==> flow/design.v <==
`timescale 1ns / 1ps
module adder_1bit(a, b, ci, s, co);
	input wire a,b,ci;
	output wire s,co;
	and (c1,a,b), (c2,b,ci), (c3,a,ci);
	xor (s1,a,b), (s,s1,ci);
	or (co,c1,c2,c3);
endmodule
`timescale 1ns / 1ps
module adder_32bits(A, B, Ctr, S, Co,Cy);
	parameter size=32;
   input [size:1] A;
   input [size:1] B;
   input Ctr;
   output [size:1] S;
   output Co;
	output Cy;
	wire[size-1:1]  Ctemp;
	wire[size:1]    Bo;
	assign Bo={32{Ctr}}^B;
adder_1bit 	A1(.a(A[1]),.b(Bo[1]),.ci(Ctr),.s(S[1]),.co(Ctemp[1])),
		A2(A[2],Bo[2],Ctemp[1],S[2],Ctemp[2]),
		A3(A[3],Bo[3],Ctemp[2],S[3],Ctemp[3]),
		A4(A[4],Bo[4],Ctemp[3],S[4],Ctemp[4]),
		A5(A[5],Bo[5],Ctemp[4],S[5],Ctemp[5]),
		A6(A[6],Bo[6],Ctemp[5],S[6],Ctemp[6]),
		A7(A[7],Bo[7],Ctemp[6],S[7],Ctemp[7]),
		A8(A[8],Bo[8],Ctemp[7],S[8],Ctemp[8]),
		A9(A[9],Bo[9],Ctemp[8],S[9],Ctemp[9]),
		A10(A[10],Bo[10],Ctemp[9],S[10],Ctemp[10]),
		A11(A[11],Bo[11],Ctemp[10],S[11],Ctemp[11]),
		A12(A[12],Bo[12],Ctemp[11],S[12],Ctemp[12]),
		A13(A[13],Bo[13],Ctemp[12],S[13],Ctemp[13]),
		A14(A[14],Bo[14],Ctemp[13],S[14],Ctemp[14]),
		A15(A[15],Bo[15],Ctemp[14],S[15],Ctemp[15]),
		A16(A[16],Bo[16],Ctemp[15],S[16],Ctemp[16]),
		A17(A[17],Bo[17],Ctemp[16],S[17],Ctemp[17]),
		A18(A[18],Bo[18],Ctemp[17],S[18],Ctemp[18]),
		A19(A[19],Bo[19],Ctemp[18],S[19],Ctemp[19]),
		A20(A[20],Bo[20],Ctemp[19],S[20],Ctemp[20]),
		A21(A[21],Bo[21],Ctemp[20],S[21],Ctemp[21]),
		A22(A[22],Bo[22],Ctemp[21],S[22],Ctemp[22]),
		A23(A[23],Bo[23],Ctemp[22],S[23],Ctemp[23]),
		A24(A[24],Bo[24],Ctemp[23],S[24],Ctemp[24]),
		A25(A[25],Bo[25],Ctemp[24],S[25],Ctemp[25]),
		A26(A[26],Bo[26],Ctemp[25],S[26],Ctemp[26]),
		A27(A[27],Bo[27],Ctemp[26],S[27],Ctemp[27]),
		A28(A[28],Bo[28],Ctemp[27],S[28],Ctemp[28]),
		A29(A[29],Bo[29],Ctemp[28],S[29],Ctemp[29]),
		A30(A[30],Bo[30],Ctemp[29],S[30],Ctemp[30]),
		A31(A[31],Bo[31],Ctemp[30],S[31],Ctemp[31]),
		A32(A[32],Bo[32],Ctemp[31],S[32],Co);
		assign Cy=(!(A[32]^Bo[32]))*(A[32]^S[32]);
endmodule
module mul_32_32_64(clk, rst, start, a, b, out, idle);
   input clk;
   input rst;
   input start;
   input [31:0] a, b;
   output reg [63:0] out;
   output idle;
   reg [63:0]        out_r;
   parameter START = 1'b0, CALC = 1'b1;
   reg [4:0]         count;
   reg               state;
   reg               last;
   wire [33:0]       tmp_sum;
   wire [33:0]       a_ext;
   wire [33:0]       addend;
   wire [2:0]        booth;
   assign idle = (state == START);
   assign a_ext = {{2{a[31]}}, a};
   assign booth = {out_r[1:0], last};
   assign addend = (booth[1] ^ booth[0]) ? a_ext : {a_ext[32:0], 1'b0} & {34{booth[2] ^ booth[0]}};
   assign tmp_sum = {{2{out_r[63]}}, out_r[63:32]} + (addend ^ {34{booth[2]}}) + {33'b0, booth[2]};
   always @(posedge clk) begin
      if (rst) begin
         state <= START;
         count <= 5'b00000;
      end else begin
      case (state)
        START: begin
           if (start) begin
              out_r <= {32'b0, b};
              last <= 1'b0;
              count <= 5'b00000;
              state <= CALC;
           end
        end
        CALC: begin
           if (~count[4]) begin
              count <= count + 1;
              out_r[63:30] <= tmp_sum[33:0];
              out_r[29:0] <= out_r[31:2];
              last <= out_r[1];
           end  
           else begin
              out <= out_r;
              state <= START;
              count <= 5'b00000;
           end
        end  
        default:;
      endcase  
      end
   end  
endmodule  
module div_64_32_32(clk, rst, start, a, b, quo, mod, idle);
   input clk;
   input rst;
   input start;
   input [63:0] a;
   input [31:0] b;
   output reg [31:0] quo, mod;
   output idle;
   reg [31:0]        quo_r;
   reg [33:0]        mod_r;
   parameter START = 2'b00, CALC = 2'b01, FIN = 2'b11;
   reg [1:0]         state;
   reg [4:0]         count;
   wire [33:0]       b_ext;
   wire [33:0]       tmp_sum;
   reg               op;
   assign idle = (state == START);
   assign b_ext = {2'b00, b};
   assign tmp_sum = mod_r + (b_ext ^ {34{op}}) + {33'b0, op};
   always @(posedge clk) begin
      if (rst) begin
         state <= START;
         count <= 5'b00000;
      end else begin
      case (state)
        START: begin
           if (start) begin
              mod_r <= {1'b0, a[63:31]};
              quo_r <= {a[30:0], 1'b0};
              op <= 1;     
              count <= 5'b00000;
              state <= CALC;
           end
        end
        CALC: begin
           if (count != 5'b11111) begin
              mod_r <= {tmp_sum[32:0], quo_r[31]};
              quo_r <= {quo_r[30:0], ~tmp_sum[33]};
              op <= ~tmp_sum[33];
              count <= count + 1;
           end
           else begin
              quo_r <= {quo_r[30:0], ~tmp_sum[33]};
              mod_r <= tmp_sum[33] ? tmp_sum + b_ext : tmp_sum;
              state <= FIN;
              count <= 5'b00000;
           end
        end
        FIN: begin
           quo <= quo_r;
           mod <= mod_r[31:0];
           state <= START;
           count <= 5'b00000;
        end
        default: state <= START;
      endcase  
      end
   end  
endmodule  
module int_calc(clk, rst, start, A, B, done, int_add, int_sub, int_mul, int_div, int_mod, addCo, addCy, subCo, subCy);
   input clk;
   input rst;
   input start;
   input [63:0] A;
   input [31:0] B;
   output done;
   output [31:0] int_add;
   output [31:0] int_sub;
   output [63:0] int_mul;
   output [31:0] int_div;
   output [31:0] int_mod;
	output addCo;
	output addCy;
	output subCo;
	output subCy;
   reg [31:0] a_r;
   reg [31:0] b_r;
   reg        busy;
   wire       mul_idle;
   wire       div_idle;
   assign done = busy & mul_idle & div_idle;
   always @(posedge clk) begin
      if (start) begin
         a_r <= A[31:0];
         b_r <= B;
      end
      if (rst) busy <= 1'b0;
      else if (start) busy <= 1'b1;
      else if (done) busy <= 1'b0;
   end
   adder_32bits adder(.A(a_r),
                      .B(b_r),
                      .Ctr(1'b0),
                      .S(int_add),
                      .Co(addCo),
                      .Cy(addCy));
   adder_32bits suber(.A(a_r),
                      .B(b_r),
                      .Ctr(1'b1),
                      .S(int_sub),
                      .Co(subCo),
                      .Cy(subCy));
   mul_32_32_64 muler(.clk(clk),
                      .rst(rst),
                      .start(start),
                      .a(a_r),
                      .b(B),
                      .out(int_mul),
                      .idle(mul_idle));
   div_64_32_32 diver(.clk(clk),
                      .rst(rst),
                      .start(start),
                      .a(A),
                      .b(b_r),
                      .quo(int_div),
                      .mod(int_mod),
                      .idle(div_idle));
endmodule  
==> From RTL to reports: int_calc <==
Tool output for the design above, in the order of the flow.
Lines are those of the file above, counted from 1.
Operators: Yosys type, input widths -> output width; for muxes data width and select width s.
{ "design": {"design": "int_calc", "clock": "clk", "library": "sky130hd", "corner": "tt_025C_1v80"} }

==> Word-level counts <==
Source: Yosys, flattened and elaborated, memories not mapped. Widths are those after wreduce. Registers that Yosys merges into a memory's read port (data or address) are not register bits. Print and check cells do not count. Equal cells are merged and count once.
{ "word_totals": {"ff_bits": 338, "in_bits": 99, "out_inout_bits": 197} }
{ "classes": {"addsub": 7, "multipliers": 2, "eq_ne": 8, "muxes": 32, "n_logic": 454, "reduce_logical": 13} }
{ "op_table": {"columns": ["operator", "n"], "rows": [
  ["$mux 34", 6],
  ["$and 1x1->1", 190],
  ["$pmux 34 s2", 2],
  ["$xor 1x1->1", 130],
  ["$or 1x1->1", 126],
  ["$add 34x1->34", 2],
  ["$add 34x34->34", 2],
  ["$pmux 32 s2", 1],
  ["$pmux 30 s2", 1],
  ["$mux 30", 2],
  ["$xor 32x34->34", 1],
  ["$add 34x32->34", 1],
  ["$and 34x34->34", 1],
  ["$xor 34x34->34", 1],
  ["$not 32->32", 1],
  ["$mux 32", 1],
  ["$pmux 5 s3", 1],
  ["$mux 5", 3],
  ["$add 5x1->5 const B", 2],
  ["$pmux 5 s2", 1],
  ["$reduce_and 3->1", 3],
  ["$ne 2x2->1 const B", 4],
  ["$mux 1", 8],
  ["$reduce_and 2->1", 3],
  ["$pmux 1 s2", 3],
  ["$ne 5x5->1 const B", 1],
  ["$not 1->1", 4],
  ["$reduce_bool 2->1", 2]
]} }
Other operator kinds: 10; their cells: 13.

==> Longest topological paths <==
Longest topological path by Yosys (ltp), each cell counted once; first at word level (registers and memories cut), then after technology mapping (sequential cells cut; the memories' decode and read muxes count).
{ "depth": {"depth_word": 97, "abc_area": 0, "depth_mapped": 36, "ltp_nobuf": 36} }

==> Netlist <==
Yosys stat after the flow's synthesis: flattened, memories mapped to cells. It holds for the ABC_AREA given above (unset counts as 0); a run with the other value may have another netlist.
{ "mapped": {"cell_count": 1827, "area_um2": 20711.1, "seqArea_um2": 10029.6, "ff_cells": 339, "n_buf": 131} }
{ "by_type": {"columns": ["cell", "n", "type_area_um2"], "rows": [
  ["sky130_fd_sc_hd__edfxtp_1", 324, 9.73E+03],
  ["sky130_fd_sc_hd__fa_1", 65, 1.3E+03],
  ["sky130_fd_sc_hd__ha_1", 102, 1.28E+03],
  ["sky130_fd_sc_hd__mux2_2", 64, 720.691],
  ["sky130_fd_sc_hd__a21oi_1", 135, 675.648],
  ["sky130_fd_sc_hd__nor2_1", 168, 630.605],
  ["sky130_fd_sc_hd__xor2_1", 63, 551.779],
  ["sky130_fd_sc_hd__buf_4", 65, 487.968],
  ["sky130_fd_sc_hd__inv_1", 115, 431.664],
  ["sky130_fd_sc_hd__xnor2_1", 44, 385.37],
  ["sky130_fd_sc_hd__nand2_1", 94, 352.838],
  ["sky130_fd_sc_hd__o21ai_0", 65, 325.312],
  ["sky130_fd_sc_hd__a21o_1", 43, 322.81],
  ["sky130_fd_sc_hd__a221oi_1", 35, 306.544],
  ["sky130_fd_sc_hd__dfxtp_1", 15, 300.288],
  ["sky130_fd_sc_hd__o22ai_1", 35, 218.96],
  ["sky130_fd_sc_hd__mux2i_1", 18, 180.173],
  ["sky130_fd_sc_hd__clkbuf_1", 43, 161.405]
]} }
Other cell types: 70; their cells: 334.
The figures by module come from a second, unflattened synthesis with its own total; it is not the netlist above.
{ "unflattened": {"cells_unflattened": 1862, "hier_area_um2": 21365.5} }
Rows give one instance, submodules left out.
{ "modules": {"columns": ["module", "n_inst", "n_cells", "area_um2", "mod_seq_area_um2"], "rows": [
  ["div_64_32_32", 1, 857, 9150.0, 4093.9],
  ["mul_32_32_64", 1, 793, 8204.1, 3993.8],
  ["int_calc", 1, 70, 1974.4, 1941.9],
  ["adder_1bit", 64, 1, 20.0, 0.0],
  ["adder_32bits", 2, 39, 377.9, 0.0]
]} }

==> Timing after synthesis <==
Path of least setup slack by OpenSTA after synthesis, without wires, with an ideal clock, recovery checks aside; 20% of the period is set as input and as output delay. Where synthesis merged equal registers, the netlist keeps one of their names.
{ "synth_path": {"kind": "register to output", "start": "register a_r[0]", "end": "output addCy", "tclk_ns": 21.0, "launch_ns": 0.000, "t_arrival_ns": 15.043, "slack_ns": 1.757, "path_delay_ns": 15.043, "driving_pins": 36, "synth_period_reached_ns": 19.243} }
"path_delay_ns" is the arrival time less input delay plus setup time.
At an output port there is no setup time.
"driving_pins" counts driving pins, that of a launching flip-flop among them; a cell with two outputs on the path counts twice.
"synth_period_reached_ns" = period - worst setup slack (recovery checks aside). The figure is calculated, with input and output delays left at 20% of the set period.
Between the ends stands the longest chain of elaborated cells between them, by number of cells; it is not shown to be the way that was timed. Of several equally long chains one is given.
Each line given opens the expression or statement behind the cell; cells for indexed reads and writes are added by Yosys, which also makes memories of some case tables.
{ "synth_between": {"cell_sequence": "sky130_fd_sc_hd__edfxtp_1 sky130_fd_sc_hd__ha_1 sky130_fd_sc_hd__fa_1 sky130_fd_sc_hd__fa_1 sky130_fd_sc_hd__fa_1 sky130_fd_sc_hd__fa_1 sky130_fd_sc_hd__fa_1 sky130_fd_sc_hd__fa_1 sky130_fd_sc_hd__fa_1 sky130_fd_sc_hd__fa_1 sky130_fd_sc_hd__fa_1 sky130_fd_sc_hd__fa_1 sky130_fd_sc_hd__fa_1 sky130_fd_sc_hd__fa_1 sky130_fd_sc_hd__fa_1 sky130_fd_sc_hd__fa_1 sky130_fd_sc_hd__fa_1 sky130_fd_sc_hd__fa_1 sky130_fd_sc_hd__fa_1 sky130_fd_sc_hd__fa_1 sky130_fd_sc_hd__fa_1 sky130_fd_sc_hd__fa_1 sky130_fd_sc_hd__fa_1 sky130_fd_sc_hd__fa_1 sky130_fd_sc_hd__fa_1 sky130_fd_sc_hd__fa_1 sky130_fd_sc_hd__fa_1 sky130_fd_sc_hd__fa_1 sky130_fd_sc_hd__fa_1 sky130_fd_sc_hd__fa_1 sky130_fd_sc_hd__fa_1 sky130_fd_sc_hd__fa_1 sky130_fd_sc_hd__inv_1 sky130_fd_sc_hd__fa_1 sky130_fd_sc_hd__xnor2_1 sky130_fd_sc_hd__and2_1", "elab_chain_len": 94, "cells_between": 124, "cone_classes": "1 x mul; 123 x logic"} }
{ "synth_lines": {"columns": ["item", "line", "rtl"], "rows": [
  ["start, declared", 183, "reg [31:0] a_r;"],
  ["start, assigned", 191, "a_r <= A[31:0];"],
  ["$and 1x1->1 (2 in a row)", 5, "and (c1,a,b), (c2,b,ci), (c3,a,ci);"],
  ["$or 1x1->1 (2 in a row)", 7, "or (co,c1,c2,c3);"],
  ["$and 1x1->1", 5, null],
  ["$or 1x1->1 (2 in a row)", 7, null],
  ["$and 1x1->1", 5, null],
  ["$or 1x1->1 (2 in a row)", 7, null],
  ["$and 1x1->1", 5, null],
  ["[... 74 more ...]", null, null],
  ["$and 1x1->1", 5, null],
  ["$or 1x1->1 (2 in a row)", 7, null],
  ["$and 1x1->1", 5, null],
  ["$or 1x1->1 (2 in a row)", 7, null],
  ["$xor 1x1->1", 6, "xor (s1,a,b), (s,s1,ci);"],
  ["$xor 1x1->1", 53, "assign Cy=(!(A[32]^Bo[32]))*(A[32]^S[32]);"],
  ["$mul 1x1->1", 53, null],
  ["end, declared", 180, "output addCy;"]
]} }

==> Path in the finished layout <==
From the final timing report of flow run A: the path of least setup slack in the routed layout; clock arrival at registers is part of the times.
{ "layout_path": {"kind": "register to output", "start": "register a_r[0]", "end": "output int_sub[31]", "tclk_ns": 21.0, "launch_ns": 0.57, "t_arrival_ns": 14.97, "slack_ns": 1.83, "driving_pins": 36} }
Between the ends stands the longest chain of elaborated cells between them, by number of cells; it is not shown to be the way that was timed. Of several equally long chains one is given.
{ "layout_between": {"cell_sequence": "sky130_fd_sc_hd__edfxtp_1 sky130_fd_sc_hd__inv_1 sky130_fd_sc_hd__ha_1 sky130_fd_sc_hd__fa_1 sky130_fd_sc_hd__fa_2 sky130_fd_sc_hd__fa_2 sky130_fd_sc_hd__fa_2 sky130_fd_sc_hd__fa_2 sky130_fd_sc_hd__fa_2 sky130_fd_sc_hd__fa_2 sky130_fd_sc_hd__fa_2 sky130_fd_sc_hd__fa_2 sky130_fd_sc_hd__fa_2 sky130_fd_sc_hd__fa_2 sky130_fd_sc_hd__fa_2 sky130_fd_sc_hd__fa_1 sky130_fd_sc_hd__fa_2 sky130_fd_sc_hd__fa_2 sky130_fd_sc_hd__fa_2 sky130_fd_sc_hd__fa_1 sky130_fd_sc_hd__fa_2 sky130_fd_sc_hd__fa_2 sky130_fd_sc_hd__fa_2 sky130_fd_sc_hd__fa_2 sky130_fd_sc_hd__fa_2 sky130_fd_sc_hd__fa_2 sky130_fd_sc_hd__fa_2 sky130_fd_sc_hd__fa_2 sky130_fd_sc_hd__fa_2 sky130_fd_sc_hd__fa_2 sky130_fd_sc_hd__fa_2 sky130_fd_sc_hd__fa_2 sky130_fd_sc_hd__fa_1 sky130_fd_sc_hd__inv_1 sky130_fd_sc_hd__fa_1 sky130_fd_sc_hd__clkdlybuf4s50_1", "elab_chain_len": 94, "cells_between": 124, "cone_classes": "124 x logic"} }
{ "layout_lines": {"columns": ["item", "line", "rtl"], "rows": [
  ["start, declared", 183, "reg [31:0] a_r;"],
  ["start, assigned", 191, "a_r <= A[31:0];"],
  ["$and 1x1->1", 5, "and (c1,a,b), (c2,b,ci), (c3,a,ci);"],
  ["$or 1x1->1 (2 in a row)", 7, "or (co,c1,c2,c3);"],
  ["$and 1x1->1", 5, null],
  ["$or 1x1->1 (2 in a row)", 7, null],
  ["$and 1x1->1", 5, null],
  ["$or 1x1->1 (2 in a row)", 7, null],
  ["$and 1x1->1", 5, null],
  ["[... 74 more ...]", null, null],
  ["$and 1x1->1", 5, null],
  ["$or 1x1->1 (2 in a row)", 7, null],
  ["$and 1x1->1", 5, null],
  ["$or 1x1->1 (2 in a row)", 7, null],
  ["$and 1x1->1", 5, null],
  ["$or 1x1->1 (2 in a row)", 7, null],
  ["$xor 1x1->1", 6, "xor (s1,a,b), (s,s1,ci);"],
  ["end, declared", 175, "output [31:0] int_sub;"]
]} }

Appendix: measured runs

Measured results for int_calc: 4 stored runs of the Yosys and OpenROAD flow on sky130hd. The settings differ; the order carries no meaning. The constraints put input and output delay at 20% of the set period each and load the outputs with 0.01 pF.
"achieved_clock_period_ns" means the clock period less the worst setup slack. The figure is calculated, with input and output delays left at 20% of the set period.
"worst_setup_path_time_ns" means the part of the period allowed to the worst setup path (the constraints hold back 20% at inputs and 20% at outputs) less its slack; where the path has registers, the arrival times of their clocks count too.
"fin_power_uw": no workload was simulated; the value follows from the tool's default switching activity.
[
  {
    "run": "flow run A",
    "settings": { "CELL_PAD_IN_SITES_DETAIL_PLACEMENT": 1, "CORE_MARGIN": 3, "CORE_UTILIZATION": 40, "CTS_CLUSTER_DIAMETER": 47, "HOLD_SLACK_MARGIN": 0.22, "MIN_ROUTING_LAYER": "met1", "PLACE_DENSITY_LB_ADDON": 0.28, "SETUP_SLACK_MARGIN": 1.5, "TNS_END_PERCENT": 20, "period_ns": 21.0, "CAP_MARGIN": 20, "SLEW_MARGIN": 20 },
    "results": { "final_util_pct": 50.7, "fin_power_uw": 2503, "timing.setup.tns_ns": 0.000, "achieved_clock_period_ns": 19.174, "die_area_um2": 54543.3, "final_hold_ws_ns": 0.441, "synth_area_um2": 20711.1, "ws_setup_ns": 1.826, "worst_setup_path_time_ns": 14.97, "worstPathKind": "register to output", "layout_stdcell_area_um2": 25683.4 }
  },
  {
    "run": "flow run B",
    "settings": { "CAP_MARGIN": 30, "CELL_PAD_IN_SITES_DETAIL_PLACEMENT": 0, "CORE_ASPECT_RATIO": 0.75, "CORE_UTILIZATION": 19, "CTS_CLUSTER_SIZE": 31, "GPL_ROUTABILITY_DRIVEN": 0, "MAX_ROUTING_LAYER": "met4", "PLACE_DENSITY_LB_ADDON": 0.08, "SETUP_SLACK_MARGIN": 5.0, "period_ns": 29.9, "CORE_MARGIN": 2, "SLEW_MARGIN": 20 },
    "results": { "final_util_pct": 24.4, "fin_power_uw": 1683, "timing.setup.tns_ns": 0.000, "achieved_clock_period_ns": 22.696, "die_area_um2": 111689.0, "final_hold_ws_ns": 0.445, "synth_area_um2": 20711.1, "ws_setup_ns": 7.204, "worst_setup_path_time_ns": 16.72, "worstPathKind": "register to output", "layout_stdcell_area_um2": 26255.2 }
  },
  {
    "run": "flow run C",
    "settings": { "ABC_AREA": 0, "CORE_ASPECT_RATIO": 1.54, "CORE_UTILIZATION": 57, "CTS_CLUSTER_SIZE": 50, "MAX_ROUTING_LAYER": "met4", "PLACE_DENSITY_LB_ADDON": 0.28, "SETUP_SLACK_MARGIN": -0.74, "SLEW_MARGIN": 15, "period_ns": 10.8, "CAP_MARGIN": 20, "CORE_MARGIN": 2 },
    "results": { "final_util_pct": 70.4, "fin_power_uw": 4431, "timing.setup.tns_ns": -74.403, "achieved_clock_period_ns": 15.672, "die_area_um2": 37911.9, "final_hold_ws_ns": 0.443, "synth_area_um2": 20711.1, "ws_setup_ns": -4.872, "worst_setup_path_time_ns": 13.51, "worstPathKind": "register to output", "layout_stdcell_area_um2": 25227.9 }
  },
  {
    "run": "flow run D",
    "settings": { "CORE_UTILIZATION": 40, "SETUP_SLACK_MARGIN": 1.5, "period_ns": 17.5, "CAP_MARGIN": 20, "CORE_MARGIN": 2, "SLEW_MARGIN": 20 },
    "results": { "final_util_pct": 49.6, "fin_power_uw": 2813, "timing.setup.tns_ns": 0.000, "achieved_clock_period_ns": 17.037, "die_area_um2": 53613.1, "final_hold_ws_ns": 0.439, "synth_area_um2": 20711.1, "ws_setup_ns": 0.463, "worst_setup_path_time_ns": 13.54, "worstPathKind": "register to output", "layout_stdcell_area_um2": 25461.9 }
  }
]
